==> flow/design.v <==
module mux2 #(parameter n = 16) (Out, InA, InB, Select);
	input 	[n-1:0]	InA, InB;
	input			Select;
	output 	[n-1:0]	Out;
	assign Out = Select ? InB : InA;
endmodule
module add(Out, InA, InB);
	input 		[4:0] InA, InB;
	output reg	[4:0] Out;
	always @(*) begin
		Out = InA + InB;
	end
endmodule
module SignExtend(Out, In);
	input 	[4:0] 	In;
	output 	[15:0] 	Out;
	assign Out = In[4] ? {11'b11111111111, In}:{11'b00000000000, In};
endmodule
module ALU (Out, Zero, InA, InB, ALU_opcode);
	input signed		[15:0]	InA, InB;
	input				[2:0]	ALU_opcode;
	output reg signed	[15:0]	Out;
	output reg					Zero;
	always @(*) begin
		case (ALU_opcode)
			3'd0:	Out = InA + InB;
			3'd1:	Out = InA - InB;
			3'd2:	Out = InA & InB;
			3'd3:	Out = InA | InB;
			3'd4:	Out = InA ^ InB;
			3'd5:	Out = InA >> InB[2:0];
			3'd6:	Out = InA >>> InB[2:0];
			3'd7:	Out = InA << InB[2:0];
		endcase
		Zero = (Out == 16'd0) ? 1'b1 : 1'b0;
	end
endmodule
module PC(PC, In, RST, CLK);
	input		[4:0] 	In;
	input 				CLK, RST;
	output reg	[4:0] 	PC;
	always @(posedge CLK) begin
		if (RST)
			PC <= 5'd0;
		else
			PC <= In;
	end
endmodule
module RegFile(	ReadData1, 
				ReadData2,
				REG0,
				REG1,
				REG2,
				REG3,
				REG4,
				REG5,
				REG6,
				REG7,
				WriteData, 
				ReadWriteEn, 
				WriteAddress, 
				ReadAddress1, 
				ReadAddress2, 
				RST,
				CLK);
	input 			ReadWriteEn, RST, CLK;	
	input	[2:0] 	WriteAddress, ReadAddress1, ReadAddress2;
	input	[15:0] 	WriteData;
	output 	[15:0] 	ReadData1, ReadData2;
	output	[15:0] 	REG0, REG1, REG2, REG3, REG4, REG5, REG6, REG7;
	reg 	[15:0] array_reg [7:0];
	reg 	[15:0] reg1, reg2;
	integer i;
	always @(posedge CLK) begin
		if (RST) begin
			for (i=0; i<8; i=i+1)
				array_reg[i] <= 16'd0;
		end
		else if(ReadWriteEn) begin
			if (WriteAddress != 3'd0)
				array_reg[WriteAddress] <= WriteData;	
		end
	end
	always @(*) begin 
			reg1 = array_reg[ReadAddress1];
			reg2 = array_reg[ReadAddress2];
	end	
	assign REG0 = array_reg[0];
	assign REG1 = array_reg[1];
	assign REG2 = array_reg[2];
	assign REG3 = array_reg[3];
	assign REG4 = array_reg[4];
	assign REG5 = array_reg[5];
	assign REG6 = array_reg[6];
	assign REG7 = array_reg[7];
	assign ReadData1 = reg1;
	assign ReadData2 = reg2;
endmodule
module DMEM(ReadData, Address, WriteData, WriteEn, RST, CLK);
	input 				CLK, RST, WriteEn;
	input 		[15:0] 	Address, WriteData;
	output 	 	[15:0] 	ReadData;
	reg [15:0] array_reg [15:0];
	integer i;
	always @ (posedge CLK)begin
		if (RST) begin
			for (i=0; i<16; i=i+1)
				array_reg[i] <= 16'd0;
		end
		else if (WriteEn)
			array_reg[Address[3:0]] <= WriteData;
	end
	assign ReadData = array_reg[Address[3:0]];
endmodule
module Control(PCSrc, RegSrc, RegWrEn, ALUSrc, ALUopcode, DmemWrEn, WrSrc, INST, z);
	input				z;
	input		[4:0] 	INST;
	output reg	[2:0] 	ALUopcode;
	output reg 			PCSrc, RegSrc, RegWrEn, ALUSrc, DmemWrEn, WrSrc;
	always @(*) begin
		PCSrc = 1'b0;
		RegSrc = 1'b0;
		RegWrEn = 1'b0;
		ALUSrc = 1'b0;
		DmemWrEn = 1'b0;
		WrSrc = 1'b1;
		ALUopcode = 3'd0;
		if(INST[4] == 1'b0) begin		 
			PCSrc = 1'b0;
			RegSrc = 1'b1;
			RegWrEn = 1'b1;
			ALUSrc = 1'b0; 				
			DmemWrEn = 1'b0;
			WrSrc = 1'b1;
			if(INST[3:0] == 4'b0010) ALUopcode = 3'd0; 	 
			if(INST[3:0] == 4'b0011) ALUopcode = 3'd1;	 
			if(INST[3:0] == 4'b0100) ALUopcode = 3'd2;	 
			if(INST[3:0] == 4'b0101) ALUopcode = 3'd3;	 
			if(INST[3:0] == 4'b0110) ALUopcode = 3'd4;	 
			if(INST[3:0] == 4'b1000) ALUopcode = 3'd5; 	 
			if(INST[3:0] == 4'b1001) ALUopcode = 3'd6;	 
			if(INST[3:0] == 4'b1010) ALUopcode = 3'd7;	 
		end
		else if(INST[4] == 1'd1) begin
			if(INST[3] == 1'b0) begin 			 
				PCSrc = 1'b0;
				RegSrc = 1'b1;
				RegWrEn = 1'b1;
				ALUSrc = 1'b1;
				DmemWrEn = 1'b0;
				WrSrc = 1'b1;
				if(INST[2:0] == 3'b010) ALUopcode = 3'd0; 	 
				if(INST[2:0] == 3'b100) ALUopcode = 3'd2;	 
				if(INST[2:0] == 3'b101) ALUopcode = 3'd3;	 
				if(INST[2:0] == 3'b110) ALUopcode = 3'd4;	 
			end
			else if (INST[3] == 1'b1) begin
				if (INST[3:0] == 4'b1100) begin     
					PCSrc = 1'b0;
					RegSrc = 1'b0;
					RegWrEn = 1'b1;
					ALUSrc = 1'b1;
					DmemWrEn = 1'b0;
					WrSrc = 1'b0;
					ALUopcode = 3'd0; 	 
				end
				else if (INST[3:0] == 4'b1101) begin     
					PCSrc = 1'b0;
					RegSrc = 1'b0;
					RegWrEn = 1'b0;
					ALUSrc = 1'b1;
					DmemWrEn = 1'b1;
					WrSrc = 1'b0;
					ALUopcode = 3'd0; 	 
				end
				else if (INST[3:0] == 4'b1110) begin     
					RegSrc = 1'b0;
					RegWrEn = 1'b0;
					ALUSrc = 1'b0;
					DmemWrEn = 1'b0;
					WrSrc = 1'b1;
					ALUopcode = 3'd1; 	 
					if(z == 1'b1)
						PCSrc = 1'b1;
					else	
						PCSrc = 1'b0;
				end
				else if (INST[3:0] == 4'b1111) begin     
					RegSrc = 1'b0;
					RegWrEn = 1'b0;
					ALUSrc = 1'b0;
					DmemWrEn = 1'b0;
					WrSrc = 1'b1;
					ALUopcode = 3'd1; 	 
					if(z == 1'b1)
						PCSrc = 1'b0;
					else	
						PCSrc = 1'b1;
				end
			end
		end
	end
endmodule
module Datapath (CLK, RST, INSTR, PCSrc, RegSrc, RegWrEn, ALUSrc, ALUopcode, DmemWrEn, WrSrc, INST, Zero, PC,
				REG0, REG1, REG2, REG3, REG4, REG5, REG6, REG7, ALU_result, outDMEM, ALU_A, ALU_B
				);
	input			CLK, RST, PCSrc, RegSrc, RegWrEn, ALUSrc, DmemWrEn, WrSrc;
	input 	[2:0]	ALUopcode;
	input	[15:0]	INSTR;
	output	[5:0]	PC;
	output 	[15:0]	REG0, REG1, REG2, REG3, REG4, REG5, REG6, REG7;
	output	[15:0]	ALU_result, outDMEM;
	output	[4:0]	INST;
	output			Zero;
	output	[15:0]	ALU_A, ALU_B;
	wire	[15:0]	instruction;
	wire 	[4:0]	PCout;
	wire	[4:0]	pc0, pc1, muxPC;
	wire	[2:0]	muxRegFile;
	wire	[15:0]	A, B;
	wire	[15:0]	kq_signExtend, muxALU;
	wire	[15:0]	outALU;
	wire	[15:0]	muxDataWr;
	mux2 #(.n(5)) inst0(.Select(PCSrc), .InA(pc0), .InB(pc1), .Out(muxPC));
	PC inst1(.CLK(CLK), .RST(RST), .In(muxPC), .PC(PCout));
	add inst2(.InA(5'd1), .InB(PCout), .Out(pc0));
	assign instruction = INSTR;	 
	add inst4(.InA(instruction[4:0]), .InB(PCout), .Out(pc1));
	assign PC = PCout << 1;
	assign INST = instruction[15:11];
	mux2 #(.n(3)) inst5(.Select(RegSrc), .InA(instruction[10:8]), .InB(instruction[4:2]), .Out(muxRegFile));
	RegFile inst6 (	.ReadData1(A), 
					.ReadData2(B),
					.REG0(REG0),
					.REG1(REG1),
					.REG2(REG2),
					.REG3(REG3),
					.REG4(REG4),
					.REG5(REG5),
					.REG6(REG6),
					.REG7(REG7),
					.WriteData(muxDataWr), 
					.ReadWriteEn(RegWrEn), 
					.WriteAddress(instruction[10:8]), 
					.ReadAddress1(instruction[7:5]), 
					.ReadAddress2(muxRegFile), 
					.RST(RST),
					.CLK(CLK));
	SignExtend inst7(.In(instruction[4:0]), .Out(kq_signExtend));
	mux2 #(.n(16)) inst8(.Select(ALUSrc), .InA(B), .InB(kq_signExtend), .Out(muxALU));
	ALU inst9(.InA(A), .InB(muxALU), .ALU_opcode(ALUopcode), .Out(outALU), .Zero(Zero));
	DMEM inst10(.ReadData(outDMEM), .Address(outALU), .WriteData(B), .WriteEn(DmemWrEn), .RST(RST), .CLK(CLK));
	mux2 #(.n(16)) inst11(.Select(WrSrc), .InA(outDMEM), .InB(outALU), .Out(muxDataWr));
	assign ALU_result = outALU;
	assign ALU_A = A;
	assign ALU_B = muxALU;
endmodule
module Lab4(CLK, RST, INSTR, PC, REG0, REG1, REG2, REG3, REG4, REG5, REG6, REG7, 
		inst_opcode, ALUopcode, ALU_result, Zero, outDMEM, ALU_A, ALU_B);
	input	CLK, RST;
	input		[15:0]	INSTR;
	output 		[5:0]	PC;
	output 		[15:0]	REG0, REG1, REG2, REG3, REG4, REG5, REG6, REG7;
	output 		[4:0]	inst_opcode;
	output 		[2:0]	ALUopcode;
	output 		[15:0]	ALU_result, outDMEM, ALU_A, ALU_B;
	output				Zero;
	wire 				PCSrc, RegSrc, RegWrEn, ALUSrc, DmemWrEn, WrSrc;
	Control c(.PCSrc(PCSrc), .RegSrc(RegSrc), 
			.RegWrEn(RegWrEn), .ALUSrc(ALUSrc), 
			.ALUopcode(ALUopcode), 
			.DmemWrEn(DmemWrEn), .WrSrc(WrSrc), 
			.INST(inst_opcode), .z(Zero));
	Datapath d(	.CLK(CLK), .RST(RST), .INSTR(INSTR), .PCSrc(PCSrc), .RegSrc(RegSrc), 
				.RegWrEn(RegWrEn), .ALUSrc(ALUSrc), 
				.ALUopcode(ALUopcode), .DmemWrEn(DmemWrEn), 
				.WrSrc(WrSrc), .INST(inst_opcode), .Zero(Zero), .PC(PC),
				.REG0(REG0), .REG1(REG1), .REG2(REG2), .REG3(REG3), 
				.REG4(REG4), .REG5(REG5), .REG6(REG6), .REG7(REG7), .ALU_result(ALU_result),
				.outDMEM(outDMEM), .ALU_A(ALU_A), .ALU_B(ALU_B)
				);
endmodule
**Tool chain data of Lab4**

Tool output for the design above before and after an edit, in the order of the flow.
"original" refers to lines of the RTL above, "edited" to lines of the edited file.
"change" is "edited" less "original", of the values as shown; "rel. change" is that difference over "original", in percent.
Operators carry their Yosys type and port widths (W data, S select, Z words).
Cell names lack the library's common part.
The mark -- stands for no value.

- Design top: Lab4
- Clock port: CLK
- Library: sky130hd
- Corner: tt_025C_1v80

**The edit**

The edit as a unified diff against the file above.
This change comes from a script, not from a designer. The edited design behaves differently; no optimisation was intended.

```diff
@@ -256,8 +256,8 @@
 	assign ALU_B = muxALU;
 endmodule
-module Lab4(CLK, RST, INSTR, PC, REG0, REG1, REG2, REG3, REG4, REG5, REG6, REG7, 
+module Lab4(CLK, RST, INSTR_ext, PC, REG0, REG1, REG2, REG3, REG4, REG5, REG6, REG7, 
 		inst_opcode, ALUopcode, ALU_result, Zero, outDMEM, ALU_A, ALU_B);
 	input	CLK, RST;
-	input		[15:0]	INSTR;
+	input		[15:0]	INSTR_ext;
 	output 		[5:0]	PC;
 	output 		[15:0]	REG0, REG1, REG2, REG3, REG4, REG5, REG6, REG7;
@@ -266,4 +266,6 @@
 	output 		[15:0]	ALU_result, outDMEM, ALU_A, ALU_B;
 	output				Zero;
+	reg [15:0] INSTR;
+	always @(posedge CLK) INSTR <= INSTR_ext;
 	wire 				PCSrc, RegSrc, RegWrEn, ALUSrc, DmemWrEn, WrSrc;
 	Control c(.PCSrc(PCSrc), .RegSrc(RegSrc), 
```

**Word level**

Source: Yosys, flattened and elaborated, memories not mapped. Widths are those after wreduce; folded enables and synchronous resets count as part of the registers. Print and check cells do not count. Equal cells are merged and count once.
Memory sizes are those after Yosys's memory passes, which may raise the word count (mostly to a power of two), join words into wider ones and drop unused or constant bits.

Operators by class:

| item | original | edited | change | rel. change (%) |
|---|---|---|---|---|
| reductions and logical operators | 3 | 3 | 0 | 0.00 |
| add/sub/neg operators | 4 | 4 | 0 | 0.00 |
| equality and inequality tests | 21 | 21 | 0 | 0.00 |
| shift operators | 3 | 3 | 0 | 0.00 |
| multiplexer cells | 63 | 63 | 0 | 0.00 |
| bitwise logic cells | 3 | 3 | 0 | 0.00 |

Operator list:

| kind | original | edited | change | rel. change (%) |
|---|---|---|---|---|
| $mux W1 | 33 | 33 | 0 | 0.00 |
| $mux W3 | 14 | 14 | 0 | 0.00 |
| $mux W16 | 8 | 8 | 0 | 0.00 |
| $eq A3 B3 Y1 const B | 7 | 7 | 0 | 0.00 |
| $eq A4 B4 Y1 const B | 7 | 7 | 0 | 0.00 |
| $mux W2 | 4 | 4 | 0 | 0.00 |
| $eq A4 B3 Y1 const B | 3 | 3 | 0 | 0.00 |
| $eq A3 B2 Y1 const B | 2 | 2 | 0 | 0.00 |
| $mux W4 | 2 | 2 | 0 | 0.00 |
| $add A1 B5 Y5 const A | 1 | 1 | 0 | 0.00 |
| $add A16 B16 Y16 | 1 | 1 | 0 | 0.00 |
| $add A5 B5 Y5 | 1 | 1 | 0 | 0.00 |
| $and A16 B16 Y16 | 1 | 1 | 0 | 0.00 |
| $eq A3 B1 Y1 const B | 1 | 1 | 0 | 0.00 |
| $eq A4 B2 Y1 const B | 1 | 1 | 0 | 0.00 |
| $logic_not A16 Y1 | 1 | 1 | 0 | 0.00 |
| $logic_not A3 Y1 | 1 | 1 | 0 | 0.00 |
| $mux W5 | 1 | 1 | 0 | 0.00 |
| $or A16 B16 Y16 | 1 | 1 | 0 | 0.00 |
| $pmux W16 S8 | 1 | 1 | 0 | 0.00 |
| $reduce_bool A3 Y1 | 1 | 1 | 0 | 0.00 |
| $shl A16 B3 Y16 | 1 | 1 | 0 | 0.00 |
| $shr A16 B3 Y16 | 1 | 1 | 0 | 0.00 |
| $sshr A16 B3 Y16 | 1 | 1 | 0 | 0.00 |
| $sub A16 B16 Y16 | 1 | 1 | 0 | 0.00 |
| $xor A16 B16 Y16 | 1 | 1 | 0 | 0.00 |

Bit counts:

| item | original | edited | change | rel. change (%) |
|---|---|---|---|---|
| memories kept | 2 | 2 | 0 | 0.00 |
| word-level cells | 100 | 101 | +1 | +1.00 |
| input bits | 18 | 18 | 0 | 0.00 |
| output and inout bits | 207 | 207 | 0 | 0.00 |
| flip-flop bits (word level) | 5 | 21 | +16 | +320.00 |
| bits in writable memories | 384 | 384 | 0 | 0.00 |

**Logic depth**

Depth = most cells in a row (Yosys ltp): at word level without a register or memory, in the mapped netlist without a sequential cell, where the memories' decode and read muxes count.

Logic depth:

| item | original | edited | change | rel. change (%) |
|---|---|---|---|---|
| word-level depth | 21 | 21 | 0 | 0.00 |
| ABC_AREA | 0 | 0 | -- | -- |
| depth in mapped cells | 39 | 39 | 0 | 0.00 |
| depth with buffers taken out | 33 | 33 | 0 | 0.00 |

**Synthesis result**

The flow's flattened synthesis, as Yosys stat reports it; memories are mapped. The netlist is that of the ABC_AREA named above (0 if unset); the other value can give another one.

Synthesis totals:

| item | original | edited | change | rel. change (%) |
|---|---|---|---|---|
| buffer cells | 171 | 194 | +23 | +13.45 |
| flip-flops | 389 | 405 | +16 | +4.11 |
| cells in the netlist | 2180 | 2244 | +64 | +2.94 |
| sequential part of the area (mm^2) | 0.0116312 | 0.0119515 | +0.0003203 | +2.75 |
| synthesis area (mm^2) | 0.023181 | 0.0238279 | +0.0006469 | +2.79 |

Cells by type:

| cell type | original | edited | change | rel. change (%) |
|---|---|---|---|---|
| o211ai_1 | 26 | 153 | +127 | +488.46 |
| mux2i_1 | 161 | 51 | -110 | -68.32 |
| inv_1 | 46 | 106 | +60 | +130.43 |
| o311ai_0 | 0 | 60 | +60 | -- |
| nand2_1 | 167 | 120 | -47 | -28.14 |
| nand3_1 | 74 | 34 | -40 | -54.05 |
| mux2_1 | 1 | 29 | +28 | +2800.00 |
| o21ai_0 | 75 | 49 | -26 | -34.67 |
| clkbuf_1 | 90 | 115 | +25 | +27.78 |
| mux2_2 | 26 | 50 | +24 | +92.31 |
| nor2_1 | 442 | 419 | -23 | -5.20 |
| nand2b_1 | 28 | 7 | -21 | -75.00 |
| a211oi_1 | 22 | 40 | +18 | +81.82 |
| nand4_1 | 7 | 23 | +16 | +228.57 |
| dfxtp_1 | 5 | 21 | +16 | +320.00 |
| o32ai_1 | 14 | 2 | -12 | -85.71 |
| a22oi_1 | 17 | 6 | -11 | -64.71 |
| a21oi_1 | 72 | 62 | -10 | -13.89 |

The list need not be complete.
By module: a second synthesis without flattening, with its own total; a netlist apart from the flattened one above.

Second synthesis, totals:

| item | original | edited | change | rel. change (%) |
|---|---|---|---|---|
| cells (unflattened synthesis) | 1761 | 1777 | +16 | +0.91 |
| area total of the unflattened synthesis (mm^2) | 0.0232961 | 0.0236377 | +0.0003416 | +1.47 |

Each row is one instance without its submodules.

Modules, original:

| module | cells | area (mm^2) | times used | sequential area (mm^2) |
|---|---|---|---|---|
| DMEM | 724 | 0.0115774 | 1 | 0.0076874 |
| RegFile | 411 | 0.0068115 | 1 | 0.0038437 |
| ALU | 485 | 0.0035234 | 1 | 0 |
| mux2 (n=16) | 18 | 0.000249 | 2 | 0 |
| add | 19 | 0.0001589 | 2 | 0 |
| Control | 25 | 0.0001739 | 1 | 0 |
| PC | 10 | 0.0001314 | 1 | 0.0001001 |
| SignExtend | 16 | 0.0001201 | 1 | 0 |
| mux2 (n=5) | 5 | 0.0000563 | 1 | 0 |
| Datapath | 8 | 0.0000526 | 1 | 0 |
| mux2 (n=3) | 3 | 0.0000338 | 1 | 0 |
| Lab4 | 0 | 0 | 1 | 0 |

Modules, edited:

| module | cells | area (mm^2) | times used | sequential area (mm^2) |
|---|---|---|---|---|
| DMEM | 724 | 0.0115774 | 1 | 0.0076874 |
| RegFile | 411 | 0.0068115 | 1 | 0.0038437 |
| ALU | 485 | 0.0035446 | 1 | 0 |
| mux2 (n=16) | 18 | 0.000249 | 2 | 0 |
| Lab4 | 16 | 0.0003203 | 1 | 0.0003203 |
| add | 19 | 0.0001589 | 2 | 0 |
| Control | 25 | 0.0001739 | 1 | 0 |
| PC | 10 | 0.0001314 | 1 | 0.0001001 |
| SignExtend | 16 | 0.0001201 | 1 | 0 |
| mux2 (n=5) | 5 | 0.0000563 | 1 | 0 |
| Datapath | 8 | 0.0000526 | 1 | 0 |
| mux2 (n=3) | 3 | 0.0000338 | 1 | 0 |

**Path before layout**

OpenSTA on the mapped netlist: ideal clock, no wires. The path of least setup slack (recovery checks aside). Input and output delay are each 20% of the period. Register names are those of the netlist, which keeps one name where synthesis merged equal registers.

Path post-synthesis:

| item | original | edited | change | rel. change (%) |
|---|---|---|---|---|
| kind | input -> output | register -> output | -- | -- |
| from | in INSTR[14] | reg INSTR[14] | -- | -- |
| to | out Zero | out Zero | -- | -- |
| arrival time (ns) | 7.384 | 5.709 | -1.675 | -22.68 |
| path buffers | 6 | 5 | -1 | -16.67 |
| slack (ns) | 2.216 | 3.891 | +1.675 | -- |
| required time (ns) | 9.600 | 9.600 | 0.000 | 0.00 |
| launch time at the first pin (ns) | 2.400 | 0.000 | -2.400 | -100.00 |
| external output delay (ns) | 2.400 | 2.400 | 0.000 | 0.00 |
| stages on the path | 25 | 29 | +4 | +16.00 |
| external input delay (ns) | 2.400 | -- | -- | -- |
| delay of the path (ns) | 4.984 | 5.709 | +0.725 | +14.55 |
| period (ns) | 12.0 | 12.0 | 0.0 | 0.00 |
| synthesis period reached (ns) | 9.784 | 8.109 | -1.675 | -17.12 |

"delay of the path" = arrival - input delay + setup time.
A path that ends at an output port has no setup time.
"stages on the path": output pins that drive a net of the path, with the launching flip-flop's if there is one; two outputs of one cell count as two.
"synthesis period reached" is the clock period less the worst setup slack; recovery checks do not enter. This is arithmetic on one report: input and output delays are still those of the set period (20% each).
The rows between start and end are the longest chain of elaborated cells between them; the timing report does not say that the signal goes this way. Where chains are equally long, one stands for them.
A line is the first line of the expression or statement that the cell stems from. Yosys adds cells for indexed reads and writes and turns some case tables into memories.

On the way, post-synthesis, original:
- Cell sequence: buf_6 > and2_1 > buf_6 > o31a_4 > o32ai_2 > o31a_1 > buf_2 > buf_4 > buf_4 > buf_4 > ha_1 > a21oi_1 > xnor2_1 > ha_1 > a21o_1 > a21oi_1 > nand2_1 > a31oi_1 > o21ai_0 > xor2_1 > a32oi_1 > nand4b_1 > nor4_1 > nand3_1 > a2111oi_0
- Length of the longest elaborated chain: 13
- Elaborated cells between the ends (all ways): 52
- Source lines of those cells: 25
- Those cells by class: add/sub: 2; eq/ne: 18; shift: 3; mux: 23; logic: 3; reduce/logical: 2; memory: 1

Ends and longest elaborated chain, post-synthesis, original:

| item | line | text |
|---|---|---|
| from (decl) | 261 | `input [15:0] INSTR;` |
| $eq A4 B2 Y1 | 136 | `if(INST[3:0] == 4'b0011) ALUopcode = 3'd1;` |
| $mux W1 | 136 |  |
| $mux W2 | 137 | `if(INST[3:0] == 4'b0100) ALUopcode = 3'd2;` |
| $mux W2 | 138 | `if(INST[3:0] == 4'b0101) ALUopcode = 3'd3;` |
| $mux W3 | 139 | `if(INST[3:0] == 4'b0110) ALUopcode = 3'd4;` |
| $mux W3 | 140 | `if(INST[3:0] == 4'b1000) ALUopcode = 3'd5;` |
| $mux W3 | 141 | `if(INST[3:0] == 4'b1001) ALUopcode = 3'd6;` |
| $mux W3 | 142 | `if(INST[3:0] == 4'b1010) ALUopcode = 3'd7;` |
| $mux W3 | 128 | `if(INST[4] == 1'b0) begin` |
| $eq A3 B3 Y1 | 25 | `case (ALU_opcode)` |
| $pmux W16 S8 | 25 |  |
| $logic_not A16 Y1 | 35 | `Zero = (Out == 16'd0) ? 1'b1 : 1'b0;` |
| $mux W1 | 35 |  |
| to (decl) | 267 | `output Zero;` |

Some nets on the timed path still bear RTL names; the line given drives or declares the net.

Named nets, post-synthesis, original:

| net | line |
|---|---|
| ALU_result[10] | 25 |

On the way, post-synthesis, edited:
- Cell sequence: dfxtp_1 > buf_4 > nand2_4 > mux2i_2 > a211oi_1 > or4_1 > buf_2 > o21a_1 > buf_2 > buf_6 > buf_2 > ha_1 > o21ai_0 > nor2b_1 > a31oi_1 > xnor2_1 > ha_1 > and3_1 > nand3_1 > a21oi_1 > a2111oi_0 > o21bai_1 > a21oi_1 > xnor2_1 > a2111o_1 > nor3_4 > nand4b_4 > nor4_1 > o21a_1
- Length of the longest elaborated chain: 13
- Elaborated cells between the ends (all ways): 52
- Source lines of those cells: 25
- Those cells by class: add/sub: 2; eq/ne: 18; shift: 3; mux: 23; logic: 3; reduce/logical: 2; memory: 1

Ends and longest elaborated chain, post-synthesis, edited:

| item | line | text |
|---|---|---|
| from (decl) | 268 | `reg [15:0] INSTR;` |
| from (assign) | 269 | `always @(posedge CLK) INSTR <= INSTR_ext;` |
| $eq A4 B2 Y1 | 136 | `if(INST[3:0] == 4'b0011) ALUopcode = 3'd1;` |
| $mux W1 | 136 |  |
| $mux W2 | 137 | `if(INST[3:0] == 4'b0100) ALUopcode = 3'd2;` |
| $mux W2 | 138 | `if(INST[3:0] == 4'b0101) ALUopcode = 3'd3;` |
| $mux W3 | 139 | `if(INST[3:0] == 4'b0110) ALUopcode = 3'd4;` |
| $mux W3 | 140 | `if(INST[3:0] == 4'b1000) ALUopcode = 3'd5;` |
| $mux W3 | 141 | `if(INST[3:0] == 4'b1001) ALUopcode = 3'd6;` |
| $mux W3 | 142 | `if(INST[3:0] == 4'b1010) ALUopcode = 3'd7;` |
| $mux W3 | 128 | `if(INST[4] == 1'b0) begin` |
| $eq A3 B3 Y1 | 25 | `case (ALU_opcode)` |
| $pmux W16 S8 | 25 |  |
| $logic_not A16 Y1 | 35 | `Zero = (Out == 16'd0) ? 1'b1 : 1'b0;` |
| $mux W1 | 35 |  |
| to (decl) | 267 | `output Zero;` |

Named nets, post-synthesis, edited:

| net | line |
|---|---|
| ALU_result[14] | 25 |

**Worst path after layout**

From the final timing report of each run of set A: the path of least setup slack in the routed layout; clock arrival at registers is part of the times.

Path post-layout:

| item | original | edited | change | rel. change (%) |
|---|---|---|---|---|
| kind | input -> output | register -> output | -- | -- |
| from | in INSTR[14] | reg INSTR[14] | -- | -- |
| to | out Zero | out Zero | -- | -- |
| stages on the path | 24 | 23 | -1 | -4.17 |
| launch time at the first pin (ns) | 2.40 | 0.56 | -1.84 | -76.67 |
| path buffers | 5 | 2 | -3 | -60.00 |
| period (ns) | 12.0 | 12.0 | 0.0 | 0.00 |
| required time (ns) | 9.60 | 9.60 | 0.00 | 0.00 |
| slack (ns) | 0.51 | 1.14 | +0.63 | -- |
| external output delay (ns) | 2.40 | 2.40 | 0.00 | 0.00 |
| external input delay (ns) | 2.40 | -- | -- | -- |
| arrival time (ns) | 9.09 | 8.46 | -0.63 | -6.93 |

The rows between start and end are the longest chain of elaborated cells between them; the timing report does not say that the signal goes this way. Where chains are equally long, one stands for them.

On the way, post-layout, original:
- Cell sequence: clkdlybuf4s50_1 > buf_4 > nand3_1 > nand2_1 > buf_4 > a211oi_1 > or4_1 > a31o_2 > a21oi_1 > xnor2_1 > ha_1 > a21o_1 > a21oi_1 > nand2_1 > a31oi_1 > o21ai_0 > xor2_1 > a32oi_1 > nand4b_1 > buf_4 > nor4_1 > nand3_1 > a2111oi_0 > clkdlybuf4s50_1
- Length of the longest elaborated chain: 13
- Elaborated cells between the ends (all ways): 52
- Source lines of those cells: 25
- Those cells by class: add/sub: 2; eq/ne: 18; shift: 3; mux: 23; logic: 3; reduce/logical: 2; memory: 1

Ends and longest elaborated chain, post-layout, original:

| item | line | text |
|---|---|---|
| from (decl) | 261 | `input [15:0] INSTR;` |
| $eq A4 B2 Y1 | 136 | `if(INST[3:0] == 4'b0011) ALUopcode = 3'd1;` |
| $mux W1 | 136 |  |
| $mux W2 | 137 | `if(INST[3:0] == 4'b0100) ALUopcode = 3'd2;` |
| $mux W2 | 138 | `if(INST[3:0] == 4'b0101) ALUopcode = 3'd3;` |
| $mux W3 | 139 | `if(INST[3:0] == 4'b0110) ALUopcode = 3'd4;` |
| $mux W3 | 140 | `if(INST[3:0] == 4'b1000) ALUopcode = 3'd5;` |
| $mux W3 | 141 | `if(INST[3:0] == 4'b1001) ALUopcode = 3'd6;` |
| $mux W3 | 142 | `if(INST[3:0] == 4'b1010) ALUopcode = 3'd7;` |
| $mux W3 | 128 | `if(INST[4] == 1'b0) begin` |
| $eq A3 B3 Y1 | 25 | `case (ALU_opcode)` |
| $pmux W16 S8 | 25 |  |
| $logic_not A16 Y1 | 35 | `Zero = (Out == 16'd0) ? 1'b1 : 1'b0;` |
| $mux W1 | 35 |  |
| to (decl) | 267 | `output Zero;` |

On the way, post-layout, edited:
- Cell sequence: dfxtp_1 > a21bo_2 > and2_1 > a211oi_1 > or4_4 > o21ai_4 > buf_4 > a21oi_1 > a31oi_1 > xnor2_1 > ha_1 > a21oi_1 > a21oi_1 > a2111oi_0 > o21bai_1 > a21oi_1 > xnor2_1 > a2111o_1 > nor3_4 > nand4b_4 > nor4_1 > o21a_1 > clkdlybuf4s50_1
- Length of the longest elaborated chain: 13
- Elaborated cells between the ends (all ways): 52
- Source lines of those cells: 25
- Those cells by class: add/sub: 2; eq/ne: 18; shift: 3; mux: 23; logic: 3; reduce/logical: 2; memory: 1

Ends and longest elaborated chain, post-layout, edited:

| item | line | text |
|---|---|---|
| from (decl) | 268 | `reg [15:0] INSTR;` |
| from (assign) | 269 | `always @(posedge CLK) INSTR <= INSTR_ext;` |
| $eq A4 B2 Y1 | 136 | `if(INST[3:0] == 4'b0011) ALUopcode = 3'd1;` |
| $mux W1 | 136 |  |
| $mux W2 | 137 | `if(INST[3:0] == 4'b0100) ALUopcode = 3'd2;` |
| $mux W2 | 138 | `if(INST[3:0] == 4'b0101) ALUopcode = 3'd3;` |
| $mux W3 | 139 | `if(INST[3:0] == 4'b0110) ALUopcode = 3'd4;` |
| $mux W3 | 140 | `if(INST[3:0] == 4'b1000) ALUopcode = 3'd5;` |
| $mux W3 | 141 | `if(INST[3:0] == 4'b1001) ALUopcode = 3'd6;` |
| $mux W3 | 142 | `if(INST[3:0] == 4'b1010) ALUopcode = 3'd7;` |
| $mux W3 | 128 | `if(INST[4] == 1'b0) begin` |
| $eq A3 B3 Y1 | 25 | `case (ALU_opcode)` |
| $pmux W16 S8 | 25 |  |
| $logic_not A16 Y1 | 35 | `Zero = (Out == 16'd0) ? 1'b1 : 1'b0;` |
| $mux W1 | 35 |  |
| to (decl) | 267 | `output Zero;` |

**Measured runs**

Both versions went through the flow (Yosys, OpenROAD) with the same settings in each pair. Constraints: input delay and output delay 20% of the set period each, output load 0.01 pF.

Settings, set A:
- CORE_UTILIZATION: 40
- PLACE_DENSITY: 0.6
- period_ns: 12.0
- CAP_MARGIN: 20
- CORE_MARGIN: 2
- SLEW_MARGIN: 20

Measured results, set A:

| item | original | edited | change | rel. change (%) |
|---|---|---|---|---|
| setup slack of the worst path (ns) | 0.506 | 1.137 | +0.631 | -- |
| synthesized cell area (mm^2) | 0.023181 | 0.0238279 | +0.0006469 | +2.79 |
| achieved period (ns) | 11.494 | 10.863 | -0.631 | -5.49 |
| final setup TNS (ns) | 0.000 | 0.000 | 0.000 | -- |
| smallest hold slack (ns) | 0.604 | 0.601 | -0.003 | -- |
| post-route utilization (%) | 48.1 | 47.7 | -0.4 | -- |
| area of the die (mm^2) | 0.0598952 | 0.0615387 | +0.0016435 | +2.74 |

Settings, set B:
- CELL_PAD_IN_SITES_DETAIL_PLACEMENT: 0
- CELL_PAD_IN_SITES_GLOBAL_PLACEMENT: 1
- CORE_UTILIZATION: 64
- GPL_TIMING_DRIVEN: 1
- PLACE_DENSITY_LB_ADDON: 0.18
- SETUP_SLACK_MARGIN: -0.58
- SLEW_MARGIN: 40
- TNS_END_PERCENT: 50
- period_ns: 7.41
- CAP_MARGIN: 20
- CORE_MARGIN: 2

Measured results, set B:

| item | original | edited | change | rel. change (%) |
|---|---|---|---|---|
| setup slack of the worst path (ns) | -0.624 | -0.439 | +0.185 | -- |
| synthesized cell area (mm^2) | 0.023181 | 0.0238279 | +0.0006469 | +2.79 |
| achieved period (ns) | 8.034 | 7.849 | -0.185 | -2.30 |
| final setup TNS (ns) | -9.859 | -5.180 | +4.679 | -- |
| smallest hold slack (ns) | 0.656 | 0.635 | -0.021 | -- |
| post-route utilization (%) | 86.3 | 78.9 | -7.4 | -- |
| area of the die (mm^2) | 0.0377583 | 0.0387913 | +0.0010330 | +2.74 |

"achieved period" is the run's clock period less its worst setup slack. It is reckoned from that one timing run; input and output delays stay at 20% of the period that was set.
